==> flow/design.v <==
module cordic #(
    parameter data_width = 16,
    parameter iterations = 15
    )(
    input clk,
    input reset_n,
    input logic signed [data_width-1:0] angle,
    input logic signed [data_width-1:0] x_i,
    input logic signed [data_width-1:0] y_i,
    output logic signed [data_width-1:0] cos,
    output logic signed [data_width-1:0] sin,
    input valid_in,
    output logic valid_out
    );
    logic signed [data_width-1:0] atan_table [0:iterations-1];
    assign atan_table[0]  = 'd12867;   
    assign atan_table[1]  = 'd7596;    
    assign atan_table[2]  = 'd4013;    
    assign atan_table[3]  = 'd2037;    
    assign atan_table[4]  = 'd1021;    
    assign atan_table[5]  = 'd511;     
    assign atan_table[6]  = 'd256;     
    assign atan_table[7]  = 'd128;     
    assign atan_table[8]  = 'd64;      
    assign atan_table[9]  = 'd32;      
    assign atan_table[10] = 'd16;      
    assign atan_table[11] = 'd8;       
    assign atan_table[12] = 'd4;       
    assign atan_table[13] = 'd2;       
    assign atan_table[14] = 'd1;       
    logic signed [data_width-1:0] x [0:iterations], y [0:iterations], z [0:iterations];
    logic [$clog2(iterations)-1:0] iteration;
    logic valid_pipe [0:iterations];
    always_ff @(posedge clk or negedge reset_n) begin
        if (!reset_n) begin
            x[0] <= 0;
            y[0] <= 0;
            z[0] <= 0;
            valid_pipe[0] <= 0;
        end else if (valid_in) begin
            case (angle[15:14])
                2'b00: begin
                    x[0] <= x_i;
                    y[0] <= y_i;
                    z[0] <= angle;
                end
                2'b01: begin
                    x[0] <= -y_i;
                    y[0] <= x_i;
                    z[0] <= {2'b00, angle[13:0]};
                end
                2'b10: begin
                    x[0] <= -x_i;
                    y[0] <= -y_i;
                    z[0] <= {2'b11, angle[13:0]};
                end
                2'b11: begin
                    x[0] <= y_i;
                    y[0] <= -x_i;
                    z[0] <= -angle;
                end
            endcase
            valid_pipe[0] <= 1;
        end else begin
            valid_pipe[0] <= 0;
        end
    end
    genvar i;
    generate
        for (i = 0; i < iterations; i = i + 1) begin : cordic_pipeline
            always_ff @(posedge clk or negedge reset_n) begin
                if (!reset_n) begin
                    x[i+1] <= 0;
                    y[i+1] <= 0;
                    z[i+1] <= 0;
                    valid_pipe[i+1] <= 0;
                end else if (valid_pipe[i]) begin
                    if (z[i] < 0) begin
                        x[i+1] <= x[i] + (y[i] >>> i);
                        y[i+1] <= y[i] - (x[i] >>> i);
                        z[i+1] <= z[i] + atan_table[i];
                    end else begin
                        x[i+1] <= x[i] - (y[i] >>> i);
                        y[i+1] <= y[i] + (x[i] >>> i);
                        z[i+1] <= z[i] - atan_table[i];
                    end
                    valid_pipe[i+1] <= 1;
                end else begin
                    valid_pipe[i+1] <= 0;
                end
            end
        end
    endgenerate
    assign cos = x[iterations];
    assign sin = y[iterations];
    assign valid_out = valid_pipe[iterations];
endmodule
# Reports on cordic
# Tool output for the design above, in the order of the flow.
# Lines are those of the file above, counted from 1.
# Operators carry their Yosys type and port widths (W data, S select, Z words).
# Not given: n/a
dict set report setup {
  top {cordic}
  clk_port {clk}
  cell_library {sky130hd}
  corner {tt_025C_1v80}
}

# Elaborated design
# Counts by Yosys on the flattened word-level netlist (proc, flatten, opt, wreduce). Print and check cells are left out. Cells with the same type and inputs are merged into one.
dict set report classes {
  n_addsub 90
  cmp 15
  eq_ne 3
  mux 63
  reduce_logical 1
}
# cell count
set ops {}
lappend ops {{$mux W16} 44}
lappend ops {{$lt A16 B1 Y1 const B} 15}
lappend ops {{$pmux W16 S4} 3}
lappend ops {{$neg A16 Y16} 3}
lappend ops {{$add A16 B10 Y16} 2}
lappend ops {{$sub A16 B10 Y16} 2}
lappend ops {{$add A16 B10 Y16 const B} 2}
lappend ops {{$sub A16 B10 Y16 const B} 2}
lappend ops {{$add A16 B11 Y16} 2}
lappend ops {{$sub A16 B11 Y16} 2}
lappend ops {{$add A16 B12 Y16} 2}
lappend ops {{$sub A16 B12 Y16} 2}
lappend ops {{$add A16 B13 Y16} 2}
lappend ops {{$sub A16 B13 Y16} 2}
lappend ops {{$add A16 B14 Y16} 2}
lappend ops {{$sub A16 B14 Y16} 2}
lappend ops {{$add A16 B15 Y16} 2}
lappend ops {{$sub A16 B15 Y16} 2}
lappend ops {{$sub A16 B16 Y16} 2}
lappend ops {{$add A16 B2 Y16} 2}
lappend ops {{$sub A16 B2 Y16} 2}
lappend ops {{$add A16 B3 Y16} 2}
lappend ops {{$sub A16 B3 Y16} 2}
lappend ops {{$add A16 B4 Y16} 2}
lappend ops {{$sub A16 B4 Y16} 2}
lappend ops {{$add A16 B5 Y16} 2}
lappend ops {{$sub A16 B5 Y16} 2}
lappend ops {{$add A16 B6 Y16} 2}
# Other operator kinds: 36; their cells: 59.
dict set report word_totals {
  reg_bits 768
  in_bits 51
  out_inout_bits 33
}

# Longest topological paths
# Depth = most cells in a row (Yosys ltp): at word level without a register or memory, in the mapped netlist without a sequential cell, where the memories' decode and read muxes count.
dict set report logic_depth {
  depth_word 2
  ABC_AREA 0
  mapped_depth 16
  ltp_nobuf 16
}

# Synthesis result
# The flow's flattened synthesis, as Yosys stat reports it; memories are mapped. The netlist is that of the ABC_AREA named above (0 if unset); the other value can give another one.
# The area totals of this step are shown rounded.
dict set report mapped {
  cells 6641
  synth_area_um2 60920
  seqArea_um2 18620
  ff_cells 744
}
# cell_type count type_area_um2
set by_type {}
lappend by_type {sky130_fd_sc_hd__dfrtp_1 744 1.86E+04}
lappend by_type {sky130_fd_sc_hd__ha_1 711 8.9E+03}
lappend by_type {sky130_fd_sc_hd__mux2_2 411 4.63E+03}
lappend by_type {sky130_fd_sc_hd__xnor2_1 499 4.37E+03}
lappend by_type {sky130_fd_sc_hd__a21oi_1 654 3.27E+03}
lappend by_type {sky130_fd_sc_hd__o21ai_0 423 2117.03}
lappend by_type {sky130_fd_sc_hd__xor2_1 230 2.01E+03}
lappend by_type {sky130_fd_sc_hd__nor2_1 529 1.99E+03}
lappend by_type {sky130_fd_sc_hd__a21o_1 208 1.56E+03}
lappend by_type {sky130_fd_sc_hd__nand2_1 372 1.4E+03}
lappend by_type {sky130_fd_sc_hd__inv_1 350 1313.76}
lappend by_type {sky130_fd_sc_hd__fa_1 44 880.845}
lappend by_type {sky130_fd_sc_hd__mux2i_1 86 860.826}
lappend by_type {sky130_fd_sc_hd__nor3_1 129 645.619}
lappend by_type {sky130_fd_sc_hd__o21a_1 77 578.054}
lappend by_type {sky130_fd_sc_hd__o21bai_1 77 578.054}
lappend by_type {sky130_fd_sc_hd__clkbuf_1 146 548.026}
lappend by_type {sky130_fd_sc_hd__nand2b_1 84 525.504}
# Not listed: further types 69, cells in them 867.

# Timing after synthesis
# Source: OpenSTA report_checks on the synthesized netlist (no wires, ideal clock, input and output delay 20% of the period each), path of least setup slack; recovery checks are left aside. Register names are those of the netlist, which keeps one name where synthesis merged equal registers.
dict set report synth_timing {
  path_kind {flip-flop to flip-flop}
  startpoint {reg z[2][15]}
  endpoint {reg y[3][13]}
  clock_period_ns 4.0
  launch_ns 0.000
  arrival_time_ns 3.248
  t_required_ns 3.875
  setup_slack_ns 0.627
  delay_ns 3.373
  driving_pins 12
  n_path_buf 2
  synth_period_reached_ns 3.373
}
# "delay_ns" is the arrival time less input delay plus setup time.
# "driving_pins" counts driving pins, that of a launching flip-flop among them; a cell with two outputs on the path counts twice.
# "synth_period_reached_ns" = period - worst setup slack (recovery checks aside). The figure is calculated, with input and output delays left at 20% of the set period.
# Between the ends stands the longest chain of elaborated cells between them, by number of cells; it is not shown to be the way that was timed. Of several equally long chains one is given.
# Each line given opens the expression or statement behind the cell; cells for indexed reads and writes are added by Yosys, which also makes memories of some case tables.
# A register here has more assigning lines than the two given.
dict set report synth_between {
  cell_sequence {sky130_fd_sc_hd__dfrtp_1 -> sky130_fd_sc_hd__clkbuf_1 -> sky130_fd_sc_hd__clkbuf_1 -> sky130_fd_sc_hd__mux2i_1 -> sky130_fd_sc_hd__ha_1 -> sky130_fd_sc_hd__nor2b_1 -> sky130_fd_sc_hd__o31ai_1 -> sky130_fd_sc_hd__a211oi_1 -> sky130_fd_sc_hd__or3_1 -> sky130_fd_sc_hd__a41oi_1 -> sky130_fd_sc_hd__xnor2_1 -> sky130_fd_sc_hd__mux2_2}
  elab_chain_len 2
  cone_cells 2
  lines_between 1
  classes_between {1 x compare; 1 x mux}
}
# element line_no
set synth_rtl {}
lappend synth_rtl {{from (decl)} 31} ;# logic signed [data_width-1:0] x [0:iterations], y [0:iterations], z [0:iterations];
lappend synth_rtl {{from (assign)} 81} ;# z[i+1] <= z[i] + atan_table[i];
lappend synth_rtl {{from (assign)} 85} ;# z[i+1] <= z[i] - atan_table[i];
lappend synth_rtl {{$lt A16 B1 Y1} 78} ;# if (z[i] < 0) begin
lappend synth_rtl {{$mux W16} 78}
lappend synth_rtl {{to (assign)} 80} ;# y[i+1] <= y[i] - (x[i] >>> i);
lappend synth_rtl {{to (assign)} 84} ;# y[i+1] <= y[i] + (x[i] >>> i);
lappend synth_rtl {{to (decl)} 31}

# Worst path after layout
# Path of least setup slack in the final report of entry A (OpenROAD, finished layout, wires in). Where an end is a register, its clock arrival counts in the times.
dict set report layout_timing {
  path_kind {flip-flop to flip-flop}
  startpoint {reg y[4][9]}
  endpoint {reg x[5][14]}
  clock_period_ns 2.34
  launch_ns 0.74
  arrival_time_ns 4.13
  t_required_ns 2.98
  setup_slack_ns -1.15
  driving_pins 16
  n_path_buf 4
}
# Between the ends stands the longest chain of elaborated cells between them, by number of cells; it is not shown to be the way that was timed. Of several equally long chains one is given.
# A register here has more assigning lines than the two given.
dict set report layout_between {
  cell_sequence {sky130_fd_sc_hd__dfrtp_1 -> sky130_fd_sc_hd__or4_4 -> sky130_fd_sc_hd__buf_6 -> sky130_fd_sc_hd__buf_6 -> sky130_fd_sc_hd__buf_4 -> sky130_fd_sc_hd__nor3_2 -> sky130_fd_sc_hd__a21oi_1 -> sky130_fd_sc_hd__xor2_1 -> sky130_fd_sc_hd__ha_2 -> sky130_fd_sc_hd__buf_4 -> sky130_fd_sc_hd__a21o_1 -> sky130_fd_sc_hd__a211oi_2 -> sky130_fd_sc_hd__o31ai_4 -> sky130_fd_sc_hd__a21oi_2 -> sky130_fd_sc_hd__nand4b_1 -> sky130_fd_sc_hd__o211ai_1}
  elab_chain_len 2
  cone_cells 3
  lines_between 3
  classes_between {2 x add/sub; 1 x mux}
}
# element line_no
set layout_rtl {}
lappend layout_rtl {{from (decl)} 31} ;# logic signed [data_width-1:0] x [0:iterations], y [0:iterations], z [0:iterations];
lappend layout_rtl {{from (assign)} 80} ;# y[i+1] <= y[i] - (x[i] >>> i);
lappend layout_rtl {{from (assign)} 84} ;# y[i+1] <= y[i] + (x[i] >>> i);
lappend layout_rtl {{$sub A16 B12 Y16} 83} ;# x[i+1] <= x[i] - (y[i] >>> i);
lappend layout_rtl {{$mux W16} 78} ;# if (z[i] < 0) begin
lappend layout_rtl {{to (assign)} 79} ;# x[i+1] <= x[i] + (y[i] >>> i);
lappend layout_rtl {{to (assign)} 83}
lappend layout_rtl {{to (decl)} 31}

# Flow measurements of cordic on sky130hd: 3 stored runs with different settings, listed in no order. Input and output delays are each 20% of the period that was set; the output load is 0.01 pF.
# "timing.achieved_period_ns": clock period set for the run, less the worst setup slack. It is reckoned from that one timing run; input and output delays stay at 20% of the period that was set.
# By "worst_path_allowed_less_slack_ns" is meant the share of the clock period that the worst setup path is allowed (20% is reserved at inputs, 20% at outputs), minus its slack. Clock arrival times at its registers enter into it.
# Results are given in rounded form.
run="entry A" settings CORE_ASPECT_RATIO=1.24 CORE_UTILIZATION=55 CTS_CLUSTER_DIAMETER=238 GPL_ROUTABILITY_DRIVEN=1 MIN_ROUTING_LAYER="met1" PLACE_DENSITY=0.69 SETUP_SLACK_MARGIN=0.5 TNS_END_PERCENT=50 period_ns=2.34 CAP_MARGIN=20 CORE_MARGIN=2 SLEW_MARGIN=20
run="entry A" results post_route_util_frac=0.855 synthesis_area_um2=60920 timing.achieved_period_ns=3.492 setup_worst_slack_ns=-1.152 final_setup_tns_ns=-193.6 die_area_um2=113500 worst_path_allowed_less_slack_ns=3.49 path_kind="flip-flop to flip-flop"
run="entry B" settings GPL_ROUTABILITY_DRIVEN=1 MAX_ROUTING_LAYER="met4" SLEW_MARGIN=10 TNS_END_PERCENT=10 period_ns=4.0 CAP_MARGIN=20 CORE_MARGIN=2 CORE_UTILIZATION=40
run="entry B" results post_route_util_frac=0.447 synthesis_area_um2=60920 timing.achieved_period_ns=3.766 setup_worst_slack_ns=0.234 final_setup_tns_ns=0.000 die_area_um2=155400 worst_path_allowed_less_slack_ns=3.77 path_kind="flip-flop to flip-flop"
run="entry C" settings ABC_AREA=1 CELL_PAD_IN_SITES_GLOBAL_PLACEMENT=3 CORE_ASPECT_RATIO=0.85 CORE_MARGIN=4 CORE_UTILIZATION=54 CTS_CLUSTER_DIAMETER=198 GPL_TIMING_DRIVEN=1 HOLD_SLACK_MARGIN=0.06 MAX_ROUTING_LAYER="met5" MIN_ROUTING_LAYER="met2" PLACE_DENSITY=0.78 SETUP_SLACK_MARGIN=0.59 SLEW_MARGIN=15 TNS_END_PERCENT=85 period_ns=2.45 CAP_MARGIN=20
run="entry C" outcome="incomplete, placement halted on GPL-0301"
